==> flow/design.v <==
`timescale 1ns / 1ps
module MUX2x1(
    input [15:0] ch1,
    input [15:0] ch2,
    input sel,
    output reg [15:0] out
    );
	 always @(sel or ch1 or ch2) begin
		case(sel)
			1'b0 : out  = ch1;
			1'b1 : out  = ch2;
		endcase
	 end
endmodule
`timescale 1ns / 1ps
module MUX2x1_Br(
    input [5:0] ch1,
    input [5:0] ch2,
    input sel,
    output reg [5:0] out
    );
	 always @(sel or ch1 or ch2) begin
		case(sel)
			1'b0 : out  = ch1;
			1'b1 : out  = ch2;
		endcase
	 end
endmodule
`timescale 1ns / 1ps
module Program_Counter(
    input clk,
	 input rst,
	 input [5:0] target,
    output reg [5:0] pc_out
    );
	 always @(posedge clk or posedge rst)
		if(rst)begin
			pc_out <= 0;
		end
		else begin
			pc_out <= target;
	 end
endmodule
`timescale 1ns/1ps
module Register_File_main(
					input clk,
					input rst,
					input [3:0] read_add_1,
					input [3:0] read_add_2,
					input [3:0] wr_reg_add,
					input wr_en,
					input [15:0] wr_data,
					output [15:0] read_data_1,
					output [15:0] read_data_2
					);
					reg [15:0] reg_file [15:0];
					always @ (posedge clk or posedge rst) begin 
						if(rst) begin
							reg_file[0]  = 0;
							reg_file[1]  = 0;
							reg_file[2]  = 0;
							reg_file[3]  = 0;
							reg_file[4]  = 0;
							reg_file[5]  = 0;
							reg_file[6]  = 0;
							reg_file[7]  = 0;
							reg_file[8]  = 0;
							reg_file[9]  = 0;
							reg_file[10] = 0;
							reg_file[11] = 0;
							reg_file[12] = 0;
							reg_file[13] = 0;
							reg_file[14] = 0;
							reg_file[15] = 0;
						end
						else if (wr_en == 1) begin
							reg_file[wr_reg_add] = wr_data;
						end
					end
					assign read_data_1 = reg_file[read_add_1];
					assign read_data_2 = reg_file[read_add_2];
endmodule			
`timescale 1ns / 1ps
   module Control_Unit(
    input [3:0] opcode,
    output reg [2:0] alu_op,
    output reg reg_wr,
    output reg reg_dst,
    output reg alu_src,
    output reg jump,
	 output reg jeq,
	 output reg jr,
    output reg cmp,
	 output reg mov,
	 output reg li,
    output reg mem_rd,
    output reg mem_wr,
    output reg mem_to_reg
    );
	 always @(opcode)begin
		case(opcode)
			4'b0000 :	begin 
				alu_op		<= 3'b111;
				reg_wr 		<= 1'b0 ;	
				reg_dst 		<= 1'b0 ;	
				alu_src 		<= 1'b0 ;	
				jump	 		<= 1'b0 ;	
				jeq	 		<= 1'b0 ;
				jr		 		<= 1'b0 ;
				cmp	 		<= 1'b0 ;	
				mov 			<= 1'b0 ;
				li 			<= 1'b0 ;
				mem_rd 		<= 1'b0 ;	
				mem_wr 		<= 1'b0 ;	
				mem_to_reg 	<= 1'b0 ;	
				end
			4'b0001 :	begin	 
				alu_op		<= 3'b000;
				reg_wr 		<= 1'b1 ;	
				reg_dst 		<= 1'b0 ;	
				alu_src 		<= 1'b0 ;	
				jump	 		<= 1'b0 ;	
				jeq	 		<= 1'b0 ;
				jr		 		<= 1'b0 ;
				cmp	 		<= 1'b0 ;	
				mov 			<= 1'b0 ;
				li 			<= 1'b0 ;
				mem_rd 		<= 1'b0 ;	
				mem_wr 		<= 1'b0 ;	
				mem_to_reg 	<= 1'b0 ;	
				end
			4'b0010 :	begin	 
				alu_op		<= 3'b000;	
				reg_wr 		<= 1'b1 ;		
				reg_dst 		<= 1'b0 ;		
				alu_src 		<= 1'b1 ;		
				jump	 		<= 1'b0 ;		
				jeq	 		<= 1'b0 ;
				jr		 		<= 1'b0 ;
				cmp	 		<= 1'b0 ;	
				mov 			<= 1'b0 ;
				li 			<= 1'b0 ;
				mem_rd 		<= 1'b0 ;		
				mem_wr 		<= 1'b0 ;		
				mem_to_reg 	<= 1'b0 ;	
				end
			4'b0011 :	begin  
				alu_op		<= 3'b001;	
				reg_wr 		<= 1'b1 ;		
				reg_dst 		<= 1'b0 ;		
				alu_src 		<= 1'b0 ;		
				jump	 		<= 1'b0 ;		
				jeq	 		<= 1'b0 ;
				jr		 		<= 1'b0 ;
				cmp	 		<= 1'b0 ;	
				mov 			<= 1'b0 ;
				li 			<= 1'b0 ;
				mem_rd 		<= 1'b0 ;		
				mem_wr 		<= 1'b0 ;		
				mem_to_reg 	<= 1'b0 ;	
				end
			4'b0100 :   begin  
				alu_op		<= 3'b010;	
				reg_wr 		<= 1'b1 ;		
				reg_dst 		<= 1'b0 ;		
				alu_src 		<= 1'b0 ;		
				jump	 		<= 1'b0 ;		
				jeq	 		<= 1'b0 ;
				jr		 		<= 1'b0 ;
				cmp	 		<= 1'b0 ;	
				mov 			<= 1'b0 ;
				li 			<= 1'b0 ;				
				mem_rd 		<= 1'b0 ;		
				mem_wr 		<= 1'b0 ;		
				mem_to_reg 	<= 1'b0 ;	
				end
			4'b0101 :   begin  
				alu_op		<= 3'b011;
				reg_wr 		<= 1'b1 ;	
				reg_dst 		<= 1'b0 ;	
				alu_src 		<= 1'b0 ;	
				jump	 		<= 1'b0 ;	
				jeq	 		<= 1'b0 ;
				jr		 		<= 1'b0 ;
				cmp	 		<= 1'b0 ;	
				mov 			<= 1'b0 ;
				li 			<= 1'b0 ;
				mem_rd 		<= 1'b0 ;	
				mem_wr 		<= 1'b0 ;	
				mem_to_reg 	<= 1'b0 ;	
				end
			4'b0110 :	begin  
				alu_op		<= 3'b100;	
				reg_wr 		<= 1'b1 ;		
				reg_dst 		<= 1'b0 ;		
				alu_src 		<= 1'b0 ;		
				jump	 		<= 1'b0 ;		
				jeq	 		<= 1'b0 ;
				jr		 		<= 1'b0 ;
				cmp	 		<= 1'b0 ;	
				mov 			<= 1'b0 ;
				li 			<= 1'b0 ;				
				mem_rd 		<= 1'b0 ;		
				mem_wr 		<= 1'b0 ;		
				mem_to_reg 	<= 1'b0 ;		
				end
			4'b0111 :   begin  
				alu_op		<= 3'b111;
				reg_wr 		<= 1'b0 ;	
				reg_dst 		<= 1'b0 ;	
				alu_src 		<= 1'b0 ;	
				jump	 		<= 1'b0 ;	
				jeq	 		<= 1'b1 ;
				jr		 		<= 1'b0 ;
				cmp	 		<= 1'b0 ;	
				mov 			<= 1'b0 ;
				li 			<= 1'b0 ;
				mem_rd 		<= 1'b0 ;	
				mem_wr 		<= 1'b0 ;	
				mem_to_reg 	<= 1'b0 ;	
				end
			4'b1000 :   begin  
				alu_op		<= 3'b111;
				reg_wr 		<= 1'b1 ;	
				reg_dst 		<= 1'b0 ;	
				alu_src 		<= 1'b0 ;	
				jump	 		<= 1'b0 ;	
				jeq	 		<= 1'b0 ;
				jr		 		<= 1'b0 ;
				cmp	 		<= 1'b1 ;	
				mov 			<= 1'b0 ;
				li 			<= 1'b0 ;
				mem_rd 		<= 1'b0 ;	
				mem_wr 		<= 1'b0 ;	
				mem_to_reg 	<= 1'b0 ;	
				end
			4'b1001 :	begin  
				alu_op		<= 3'b111;
				reg_wr 		<= 1'b1 ;	
				reg_dst 		<= 1'b0 ;	
				alu_src 		<= 1'b0 ;	
				jump	 		<= 1'b0 ;	
				jeq	 		<= 1'b0 ;
				jr		 		<= 1'b0 ;
				cmp	 		<= 1'b0 ;	
				mov 			<= 1'b1 ;
				li 			<= 1'b0 ;
				mem_rd 		<= 1'b0 ;	
				mem_wr 		<= 1'b0 ;	
				mem_to_reg 	<= 1'b0 ;	
				end
			4'b1010 :   begin  
				alu_op		<= 3'b111;
				reg_wr 		<= 1'b0 ;	
				reg_dst 		<= 1'b0 ;	
				alu_src 		<= 1'b0 ;	
				jump	 		<= 1'b1 ;	
				jeq	 		<= 1'b0 ;	
				jr		 		<= 1'b0 ;
				cmp	 		<= 1'b0 ;
				mov 			<= 1'b0 ;
				li 			<= 1'b0 ;
				mem_rd 		<= 1'b0 ;	
				mem_wr 		<= 1'b0 ;	
				mem_to_reg 	<= 1'b0 ;	
				end
			4'b1011 :   begin  
				alu_op		<= 3'b111;
				reg_wr 		<= 1'b0 ;	
				reg_dst 		<= 1'b0 ;	
				alu_src 		<= 1'b0 ;	
				jump	 		<= 1'b0 ;	
				jeq	 		<= 1'b0 ;	
				jr		 		<= 1'b1 ;
				cmp	 		<= 1'b0 ;	
				mov 			<= 1'b0 ;
				li 			<= 1'b0 ;
				mem_rd 		<= 1'b0 ;	
				mem_wr 		<= 1'b0 ;	
				mem_to_reg 	<= 1'b0 ;	
				end
			4'b1100 :	begin  
				alu_op		<= 3'b000;
				reg_wr 		<= 1'b1 ;	
				reg_dst 		<= 1'b0 ;	
				alu_src 		<= 1'b1 ;	
				jump	 		<= 1'b0 ;	
				jeq	 		<= 1'b0 ;	
				jr		 		<= 1'b0 ;
				cmp	 		<= 1'b0 ;	
				mov 			<= 1'b0 ;
				li 			<= 1'b0 ;
				mem_rd 		<= 1'b1 ;	
				mem_wr 		<= 1'b0 ;	
				mem_to_reg 	<= 1'b1 ;	
				end
			4'b1101 :   begin  
				alu_op		<= 3'b000;
				reg_wr 		<= 1'b0 ;	
				reg_dst 		<= 1'b0 ;	
				alu_src 		<= 1'b1 ;	
				jump	 		<= 1'b0 ;	
				jeq	 		<= 1'b0 ;
				jr		 		<= 1'b0 ;
				cmp	 		<= 1'b0 ;	
				mov 			<= 1'b0 ;
				li 			<= 1'b0 ;
				mem_rd 		<= 1'b0 ;	
				mem_wr 		<= 1'b1 ;	
				mem_to_reg 	<= 1'b0 ;	
				end
			4'b1110 :   begin  
				alu_op		<= 3'b111;
				reg_wr 		<= 1'b1 ;	
				reg_dst 		<= 1'b0 ;	
				alu_src 		<= 1'b1 ;	
				jump	 		<= 1'b0 ;	
				jeq	 		<= 1'b0 ;
				jr		 		<= 1'b0 ;
				cmp	 		<= 1'b0 ;	
				mov 			<= 1'b0 ;
				li 			<= 1'b1 ;
				mem_rd 		<= 1'b0 ;	
				mem_wr 		<= 1'b0 ;	
				mem_to_reg 	<= 1'b0 ;	
				end
			4'b1111 :	begin  
				alu_op		<= 3'b111;
				reg_wr 		<= 1'b1 ;	
				reg_dst 		<= 1'b0 ;	
				alu_src 		<= 1'b0 ;	
				jump	 		<= 1'b0 ;	
				jeq	 		<= 1'b0 ;
				jr		 		<= 1'b0 ;
				cmp	 		<= 1'b0 ;	
				mov 			<= 1'b0 ;
				li 			<= 1'b0 ;
				mem_rd 		<= 1'b0 ;	
				mem_wr 		<= 1'b0 ;	
				mem_to_reg 	<= 1'b0 ;	
				end
			default :   begin 
				alu_op		<= 3'b111;	
				reg_wr 		<= 1'b0 ;	
				reg_dst 		<= 1'b0 ;	
				alu_src 		<= 1'b0 ;	
				jump	 		<= 1'b0 ;	
				jeq	 		<= 1'b0 ;
				jr		 		<= 1'b0 ;
				cmp	 		<= 1'b0 ;	
				mov 			<= 1'b0 ;
				li 			<= 1'b0 ;
				mem_rd 		<= 1'b0 ;	
				mem_wr 		<= 1'b0 ;	
				mem_to_reg 	<= 1'b0 ;	
				end        
		endcase
	 end
endmodule
`timescale 1ns / 1ps
module ALU_Main(
    input [15:0] d_in_1,
    input [15:0] d_in_2,
    input [2:0] alu_op,
    output reg z_flag,
    output reg [15:0] alu_out,
    output reg a_grt_b,
    output reg b_grt_a
    );
	 wire [15:0] d_out1;
	 wire [15:0] d_out2;
	 wire [15:0] d_out3; 
	 wire [15:0] d_out4; 
	 wire [15:0] d_out5; 
	 wire d_out6; 
	 wire d_out7; 
	 wire [15:0] d_out8; 
	 always @(d_in_1, d_in_2, alu_op,d_out1, d_out2, d_out3, d_out4, d_out5, d_out6, d_out7, d_out8) begin
			case(alu_op)
				3'b000 : begin 	alu_out[15:0] 	= d_out1	;  end
				3'b001 : begin 	alu_out 			= d_out2 ;	end
				3'b010 : begin 	alu_out[15:0] 	= d_out3 ;  end
				3'b011 : begin 	alu_out[15:0] 	= d_out4 ;  end
				3'b100 : begin 	alu_out[15:0] 	= d_out5 ;  end
				3'b101 : begin 	alu_out[0] 		= d_out6 ; alu_out[15:1]  = 0; end
				3'b110 : begin 	alu_out[0] 		= d_out7 ; alu_out[15:1]  = 0; end
				3'b111 : begin 	alu_out[15:0] 	= d_out8 ;  end
				default: begin 	alu_out[15:0] 	= 16'h0000;	end
			endcase 
		end
		assign d_out1 = d_in_1 + d_in_2;
		assign d_out2 = d_in_1 * d_in_2;
		assign d_out3 = d_in_1 & d_in_2;
		assign d_out4 = d_in_1 | d_in_2;
		assign d_out5 = d_in_1 / 2;
		assign d_out6 = d_in_1 > d_in_2;
		assign d_out7 = d_in_1 < d_in_2;
		assign d_out8 = d_in_1 - d_in_2;
		always @(d_out6 or d_out7) begin 
			if(d_out6 == 1)begin
				a_grt_b <= 1;
				b_grt_a <=0;
				z_flag <= 0;
			end
			else if(d_out7  == 1) begin
					a_grt_b <= 0;
					b_grt_a <=1;
					z_flag <= 0;
			end
			else begin
				a_grt_b <= 0;
				b_grt_a <=0;
				z_flag <= 1;
			end
		end
endmodule
`timescale 1ns / 1ps
module cpu_core(
    input clk,
    input rst,
	 output [5:0] pc_out,
	 input [15:0] instr_out,
	 input [15:0] mem_Data_in,
	 output mem_wr,
	 output mem_rd,
	 output [15:0] reg_Data_2,
	 output [5:0] data_mem_address
    );
	 wire [5:0] pc_target;
	 Program_Counter pc(clk,	rst,		pc_target,		pc_out);
	 wire  [5:0] pc_next;
	 assign pc_next = pc_out + 1;
	 wire [3:0] opcode,		reg_Rs,		reg_Rt,		reg_Rd;
	 wire [15:0] imm_offset;
	 wire [5:0] j_offset;
	 wire [3:0] jeq_offset;
	 wire [7:0] li_offset;
	 assign opcode 		=		instr_out	[15:12];
	 assign reg_Rd 		=		instr_out	[11:8];
	 assign reg_Rs 		=		instr_out	[7:4];
	 assign reg_Rt 		=		instr_out	[3:0];
	 assign imm_offset 	=		instr_out	[3:0]; 
	 assign li_offset		=		instr_out	[7:0];
	 assign j_offset 		=		instr_out	[5:0];
	 assign jeq_offset   = 		instr_out	[11:8];
	 reg [3:0] reg_Rd_mxd;
	 wire reg_dest;
	 wire [15:0] reg_write_Data, reg_Data_1, reg_Write_D, reg_Write_s1, reg_Write_s2;
	 always @(reg_dest or reg_Rd or reg_Rt) begin
		case(reg_dest)
			1'b0 : reg_Rd_mxd  = reg_Rd;
			1'b1 : reg_Rd_mxd  = reg_Rt;
		endcase
	 end
	 Register_File_main reg_file (clk,		rst,		reg_Rs,		reg_Rt,		reg_Rd_mxd,		reg_wr,		reg_Write_D,		reg_Data_1,		reg_Data_2);
	 wire [2:0] alu_op;
	 wire alu_src, op_jump, op_jeq, op_jr, op_cmp, op_mov, op_li, m2r;
	 Control_Unit cu(opcode,		alu_op,		reg_wr,		reg_dest,		alu_src,		op_jump,		op_jeq,		op_jr,	op_cmp,	op_mov,	op_li, 	mem_rd,		mem_wr,		m2r);
	 wire z_flag, agb, bga;
	 reg [15:0] imm_offset_se;
	 always @ (imm_offset) begin
		if(imm_offset[3] == 0) begin
			imm_offset_se <= {12'b000000000000,imm_offset};		 
			end
			else begin 
				imm_offset_se <= {12'b111111111111,imm_offset};	 
			end
	end
	 wire [15:0] alu_Out;
	 assign data_mem_address = alu_Out[5:0];
	 wire [15:0] alu_src_2;
	 MUX2x1 mxalusrc (reg_Data_2,	imm_offset_se,	alu_src,	alu_src_2);
	 ALU_Main alu ( reg_Data_1,	alu_src_2,		alu_op,	z_flag,	alu_Out,		agb,	bga);
	wire [5:0] jr_target, mxj_return;
	assign jr_target = reg_Data_1[5:0];  
	wire j_control;
	assign j_control = op_jump;
	wire [5:0] j_target;
	assign j_target = j_offset[5:0];
	wire jeq_ok;
	wire [5:0] mxjr_return;
	assign jeq_ok = op_jeq & z_flag;
	wire [5:0] jeq_target;
	assign jeq_target = {2'b00,jeq_offset};
	MUX2x1_Br mx_j_pc (pc_next, j_target, j_control, mxj_return);
	MUX2x1_Br mx_jr (mxj_return,	jr_target,	op_jr,	mxjr_return);
	MUX2x1_Br mx_jeq (mxjr_return,	jeq_target,	jeq_ok,	pc_target);
	MUX2x1 mxm2r (alu_Out,	mem_Data_in,	m2r,	reg_write_Data);
	reg [15:0] cmp_DS;
	always @(op_cmp or z_flag or agb or bga)begin
		if(z_flag)begin
			cmp_DS <= 16'hffff;
		end
		else if(agb)begin
			cmp_DS <= 16'h00ff;
		end
		else if(bga) begin
			cmp_DS <= 16'hff00;
		end
		else 
			cmp_DS <= 16'h0000;
	end
	MUX2x1 mxcmp (reg_write_Data,	cmp_DS,	op_cmp,	reg_Write_s1);
	reg  [15:0] li_offset_se;
	always @ (li_offset) begin
		if(li_offset[7] == 0) begin
			li_offset_se <= {4'b0000,li_offset};		 
			end
			else begin 
				li_offset_se <= {4'b1111,li_offset};	 
			end
	end
	MUX2x1 mxli (reg_Write_s1,	li_offset_se,	op_li,	reg_Write_s2);
	MUX2x1 mxmov (reg_Write_s2,	reg_Data_1,	op_mov,	reg_Write_D);
endmodule
==> From RTL to reports: cpu_core <==
What the tools print for cpu_core, step after step.
Lines are those of the file above, counted from 1.
Operators: Yosys type, input widths -> output width; for muxes data width and select width s.
Cell names lack the library's common part.
{ "inputs": {"top": "cpu_core", "clock": "clk", "lib": "sky130hd", "lib_corner": "tt_025C_1v80"} }

==> Word-level counts <==
Yosys after proc, flatten, opt, wreduce and memory -nomap, before mapping. Print and check cells are not counted. Equal cells are merged and count once.
Memory sizes are those after Yosys's memory passes, which may raise the word count (mostly to a power of two), join words into wider ones and drop unused or constant bits.
{ "op_classes": {"add_sub_neg": 3, "n_mul": 1, "n_div": 0, "cmp": 2, "equal": 52, "shifts": 0, "n_mux": 38, "n_logic": 28, "n_reduce_logical": 37} }
{ "ops": {"columns": ["op", "n"], "rows": [
  ["$pmux 16 s16", 2],
  ["$mux 16", 19],
  ["$mul 16x16->16", 1],
  ["$reduce_or 15->1", 16],
  ["$pmux 16 s2", 5],
  ["$pmux 15 s7", 1],
  ["$eq 4x4->1 const B", 24],
  ["$eq 4x3->1 const B", 12],
  ["$pmux 6 s2", 3],
  ["$reduce_and 2->1", 16],
  ["$not 1->1", 24],
  ["$eq 4x2->1 const B", 6],
  ["$add 16x16->16", 1],
  ["$sub 16x16->16", 1],
  ["$gt 16x16->1", 1],
  ["$lt 16x16->1", 1],
  ["$and 16x16->16", 1],
  ["$or 16x16->16", 1],
  ["$eq 3x3->1 const B", 4],
  ["$eq 4x1->1 const B", 3],
  ["$logic_not 4->1", 3],
  ["$mux 12", 1],
  ["$pmux 4 s2", 1],
  ["$pmux 1 s8", 1],
  ["$eq 3x2->1 const B", 2],
  ["$add 6x1->6 const B", 1],
  ["$mux 1", 5],
  ["$eq 3x1->1 const B", 1]
]} }
Not listed: further kinds 4, cells in them 4.
{ "word_totals": {"ff_bits": 262, "latch_bits": 0, "mem_bits_rw": 0, "romBits": 224, "clocked_rd_ports_x_width": 0, "memories": 1, "in_bits": 34, "output_inout_bits": 30, "elab_cells": 179} }
{ "mem_list": {"columns": ["name", "words", "word_bits", "read_ports", "write_ports", "line_no", "source"], "rows": [
  ["(name not given)", 16, 14, 1, 0, 101, "case(opcode)"]
]} }

==> Logic depth <==
Longest topological path by Yosys (ltp), each cell counted once; first at word level (registers and memories cut), then after technology mapping (sequential cells cut; the memories' decode and read muxes count).
{ "depth": {"word_depth": 13, "ABC_AREA": 0, "mapped_depth": 35, "mapped_depth_nobuf": 29} }

==> Synthesis result <==
The flow's flattened synthesis, as Yosys stat reports it; memories are mapped. The netlist is that of the ABC_AREA named above (0 if unset); the other value can give another one.
{ "types": {"columns": ["type", "n", "type_area_um2"], "rows": [
  ["dfrtp_1", 262, 6.56E+03],
  ["fa_1", 82, 1.64E+03],
  ["ha_1", 102, 1.28E+03],
  ["nand2_1", 301, 1.13E+03],
  ["mux2_2", 99, 1.11E+03],
  ["o21ai_0", 217, 1.09E+03],
  ["nor2_1", 244, 915.878],
  ["a21oi_1", 139, 695.667],
  ["inv_1", 177, 664.387],
  ["mux2i_1", 65, 650.624],
  ["clkbuf_1", 110, 412.896],
  ["a22oi_1", 42, 315.302],
  ["a221oi_1", 35, 306.544],
  ["xnor2_1", 29, 253.994],
  ["nand3_1", 46, 230.221],
  ["o31ai_1", 29, 217.709],
  ["nor2b_1", 32, 200.192],
  ["buf_6", 17, 191.434]
]} }
Other cell types: 90; their cells: 555.
{ "synth_totals": {"cells": 2583, "mapped_area_um2": 22296.4, "seqArea_um2": 6556.3, "flip_flops": 262, "buf_cells": 189} }
By module: a second synthesis without flattening, with its own total; a netlist apart from the flattened one above.
{ "unflattened": {"cells_unflattened": 2268, "hier_area_um2": 22487.8} }
Rows give one instance, submodules left out.
{ "modules": {"columns": ["mod", "n_inst", "cells", "mod_area_um2", "seq_area_um2"], "rows": [
  ["Register_File_main", 1, 1224, 13979.7, 6406.1],
  ["ALU_Main", 1, 871, 6413.7, 0.0],
  ["MUX2x1", 5, 18, 249.0, 0.0],
  ["MUX2x1_Br", 3, 7, 101.3, 0.0],
  ["Control_Unit", 1, 36, 246.5, 0.0],
  ["Program_Counter", 1, 7, 153.9, 150.1],
  ["cpu_core", 1, 19, 145.1, 0.0]
]} }

==> Path before layout <==
OpenSTA on the mapped netlist: ideal clock, no wires. The path of least setup slack (recovery checks aside). Input and output delay are each 20% of the period. Register names are those of the netlist, which keeps one name where synthesis merged equal registers.
{ "synth_timing": {"path_kind": "input -> output", "from": "input port instr_out[4]", "to": "output port data_mem_address[5]", "tclk_ps": 11000, "input_delay_ps": 2200, "out_delay_ps": 2200, "launch_ps": 2200, "t_arrival_ps": 6946, "required_ps": 8800, "slack_ps": 1854, "path_delay_ps": 4746, "driving_pins": 23, "path_buffers": 5, "synth_period_reached_ps": 9146} }
"path_delay_ps" = arrival - input delay + setup time.
A path that ends at an output port has no setup time.
"driving_pins" counts driving pins, that of a launching flip-flop among them; a cell with two outputs on the path counts twice.
"synth_period_reached_ps" = period - worst setup slack (recovery checks aside). The figure is calculated, with input and output delays left at 20% of the set period.
The rows between start and end are the longest chain of elaborated cells between them; the timing report does not say that the signal goes this way. Where chains are equally long, one stands for them.
Each line given opens the expression or statement behind the cell; cells for indexed reads and writes are added by Yosys, which also makes memories of some case tables.
{ "synth_between": {"path_cell_list": "buf_4 -> buf_6 -> buf_4 -> buf_4 -> buf_2 -> o32ai_1 -> a221oi_1 -> a21oi_2 -> clkinv_1 -> nor2_1 -> fa_1 -> ha_1 -> ha_1 -> ha_1 -> inv_1 -> fa_1 -> inv_1 -> ha_1 -> xnor2_1 -> a21oi_1 -> o221ai_1 -> a221oi_1 -> nor2_1", "elab_chain_cells": 4, "cone_cells": 23, "lines_between": 7, "cone_classes": "add/sub: 2; mul: 1; eq/ne: 15; mux: 2; logic: 2; reduce/logical: 1"} }
{ "synth_rtl": {"columns": ["item", "line_no", "source"], "rows": [
  ["from (decl)", 422, "input [15:0] instr_out,"],
  ["$eq 4x4->1", 80, "assign read_data_1 = reg_file[read_add_1];"],
  ["$pmux 16 s16", 80, null],
  ["$mul 16x16->16", 392, "assign d_out2 = d_in_1 * d_in_2;"],
  ["$pmux 15 s7", 379, "case(alu_op)"],
  ["to (decl)", 427, "output [5:0] data_mem_address"]
]} }

==> Worst path after layout <==
Path of least setup slack in the final report of entry C (OpenROAD, finished layout, wires in). Where an end is a register, its clock arrival counts in the times.
The report prints the path's times to 10 ps; the period is as set.
{ "layout_timing": {"path_kind": "input -> output", "from": "input port instr_out[4]", "to": "output port data_mem_address[5]", "tclk_ps": 10900, "input_delay_ps": 2180, "out_delay_ps": 2180, "launch_ps": 2180, "t_arrival_ps": 8370, "required_ps": 8720, "slack_ps": 350, "driving_pins": 24, "path_buffers": 4} }
The rows between start and end are the longest chain of elaborated cells between them; the timing report does not say that the signal goes this way. Where chains are equally long, one stands for them.
{ "layout_between": {"path_cell_list": "buf_2 -> buf_12 -> nor2b_1 -> buf_4 -> a221o_1 -> a21oi_1 -> or4_1 -> o21a_1 -> clkinv_8 -> nor2_1 -> fa_1 -> ha_1 -> ha_1 -> ha_1 -> inv_1 -> fa_1 -> inv_1 -> ha_1 -> xnor2_1 -> a21oi_1 -> o221ai_1 -> a221oi_1 -> nor2_1 -> clkdlybuf4s50_1", "elab_chain_cells": 4, "cone_cells": 23, "lines_between": 7, "cone_classes": "add/sub: 2; mul: 1; eq/ne: 15; mux: 2; logic: 2; reduce/logical: 1"} }
{ "layout_rtl": {"columns": ["item", "line_no", "source"], "rows": [
  ["from (decl)", 422, "input [15:0] instr_out,"],
  ["$eq 4x4->1", 80, "assign read_data_1 = reg_file[read_add_1];"],
  ["$pmux 16 s16", 80, null],
  ["$mul 16x16->16", 392, "assign d_out2 = d_in_1 * d_in_2;"],
  ["$pmux 15 s7", 379, "case(alu_op)"],
  ["to (decl)", 427, "output [5:0] data_mem_address"]
]} }

Hand-over note for cpu_core

cpu_core through Yosys and OpenROAD on sky130hd: 4 stored runs, unordered, with their settings and measured results. The constraints put input and output delay at 20% of the set period each and load the outputs with 0.01 pF.
"achievedPeriod_ps": clock period set for the run, less the worst setup slack. It is reckoned from that one timing run; input and output delays stay at 20% of the period that was set.
By "worst_path_ps" is meant the share of the clock period that the worst setup path is allowed (20% is reserved at inputs, 20% at outputs), minus its slack. Clock arrival times at its registers enter into it.
By "power_uw" is meant OpenSTA's value without simulated activity: inputs other than the clock are taken to toggle once in ten clock periods, and the tool carries that through the logic.
"worst_path_ps" is known to 10 ps.
[
  {
    "run": "entry A",
    "settings": { "CELL_PAD_IN_SITES_DETAIL_PLACEMENT": 1, "CELL_PAD_IN_SITES_GLOBAL_PLACEMENT": 3, "CORE_UTILIZATION": 45, "CTS_CLUSTER_DIAMETER": 383, "GPL_ROUTABILITY_DRIVEN": 0, "GPL_TIMING_DRIVEN": 0, "PLACE_DENSITY_LB_ADDON": 0.07, "SLEW_MARGIN": 30, "TNS_END_PERCENT": 30, "period_ns": 11.4, "CAP_MARGIN": 20, "CORE_MARGIN": 2 },
    "outcome": "not finished: placement ended with error FLW-0024"
  },
  {
    "run": "entry B",
    "settings": { "CELL_PAD_IN_SITES_DETAIL_PLACEMENT": 1, "CELL_PAD_IN_SITES_GLOBAL_PLACEMENT": 1, "CORE_MARGIN": 8, "CORE_UTILIZATION": 62, "MIN_ROUTING_LAYER": "met2", "SETUP_SLACK_MARGIN": -0.15, "TNS_END_PERCENT": 60, "period_ns": 11.1, "CAP_MARGIN": 20, "SLEW_MARGIN": 20 },
    "outcome": "not finished: routing ended with error GRT-0116"
  },
  {
    "run": "entry C",
    "settings": { "CORE_UTILIZATION": 26, "period_ns": 10.9, "CAP_MARGIN": 20, "CORE_MARGIN": 2, "SLEW_MARGIN": 20 },
    "results": { "total_negative_slack_ps": 0, "worst_path_ps": 6190, "critical_path_type": "input -> output", "die_um2": 88114.0, "power_uw": 7787, "finish.utilization_pct": 30.1, "post_synth_area_um2": 22296.4, "achievedPeriod_ps": 10553, "cell_area_final_um2": 25575.8, "fin_hold_ws_ps": 507, "setup_worst_slack_ps": 347 }
  },
  {
    "run": "entry D",
    "settings": { "GPL_TIMING_DRIVEN": 1, "HOLD_SLACK_MARGIN": 0.05, "MAX_ROUTING_LAYER": "met4", "MIN_ROUTING_LAYER": "met2", "PLACE_DENSITY_LB_ADDON": 0.08, "SETUP_SLACK_MARGIN": 2.05, "SLEW_MARGIN": 10, "TNS_END_PERCENT": 25, "period_ns": 11.0, "CAP_MARGIN": 20, "CORE_MARGIN": 2, "CORE_UTILIZATION": 40 },
    "outcome": "not finished: routing ended with error GRT-0116"
  }
]

End of note.
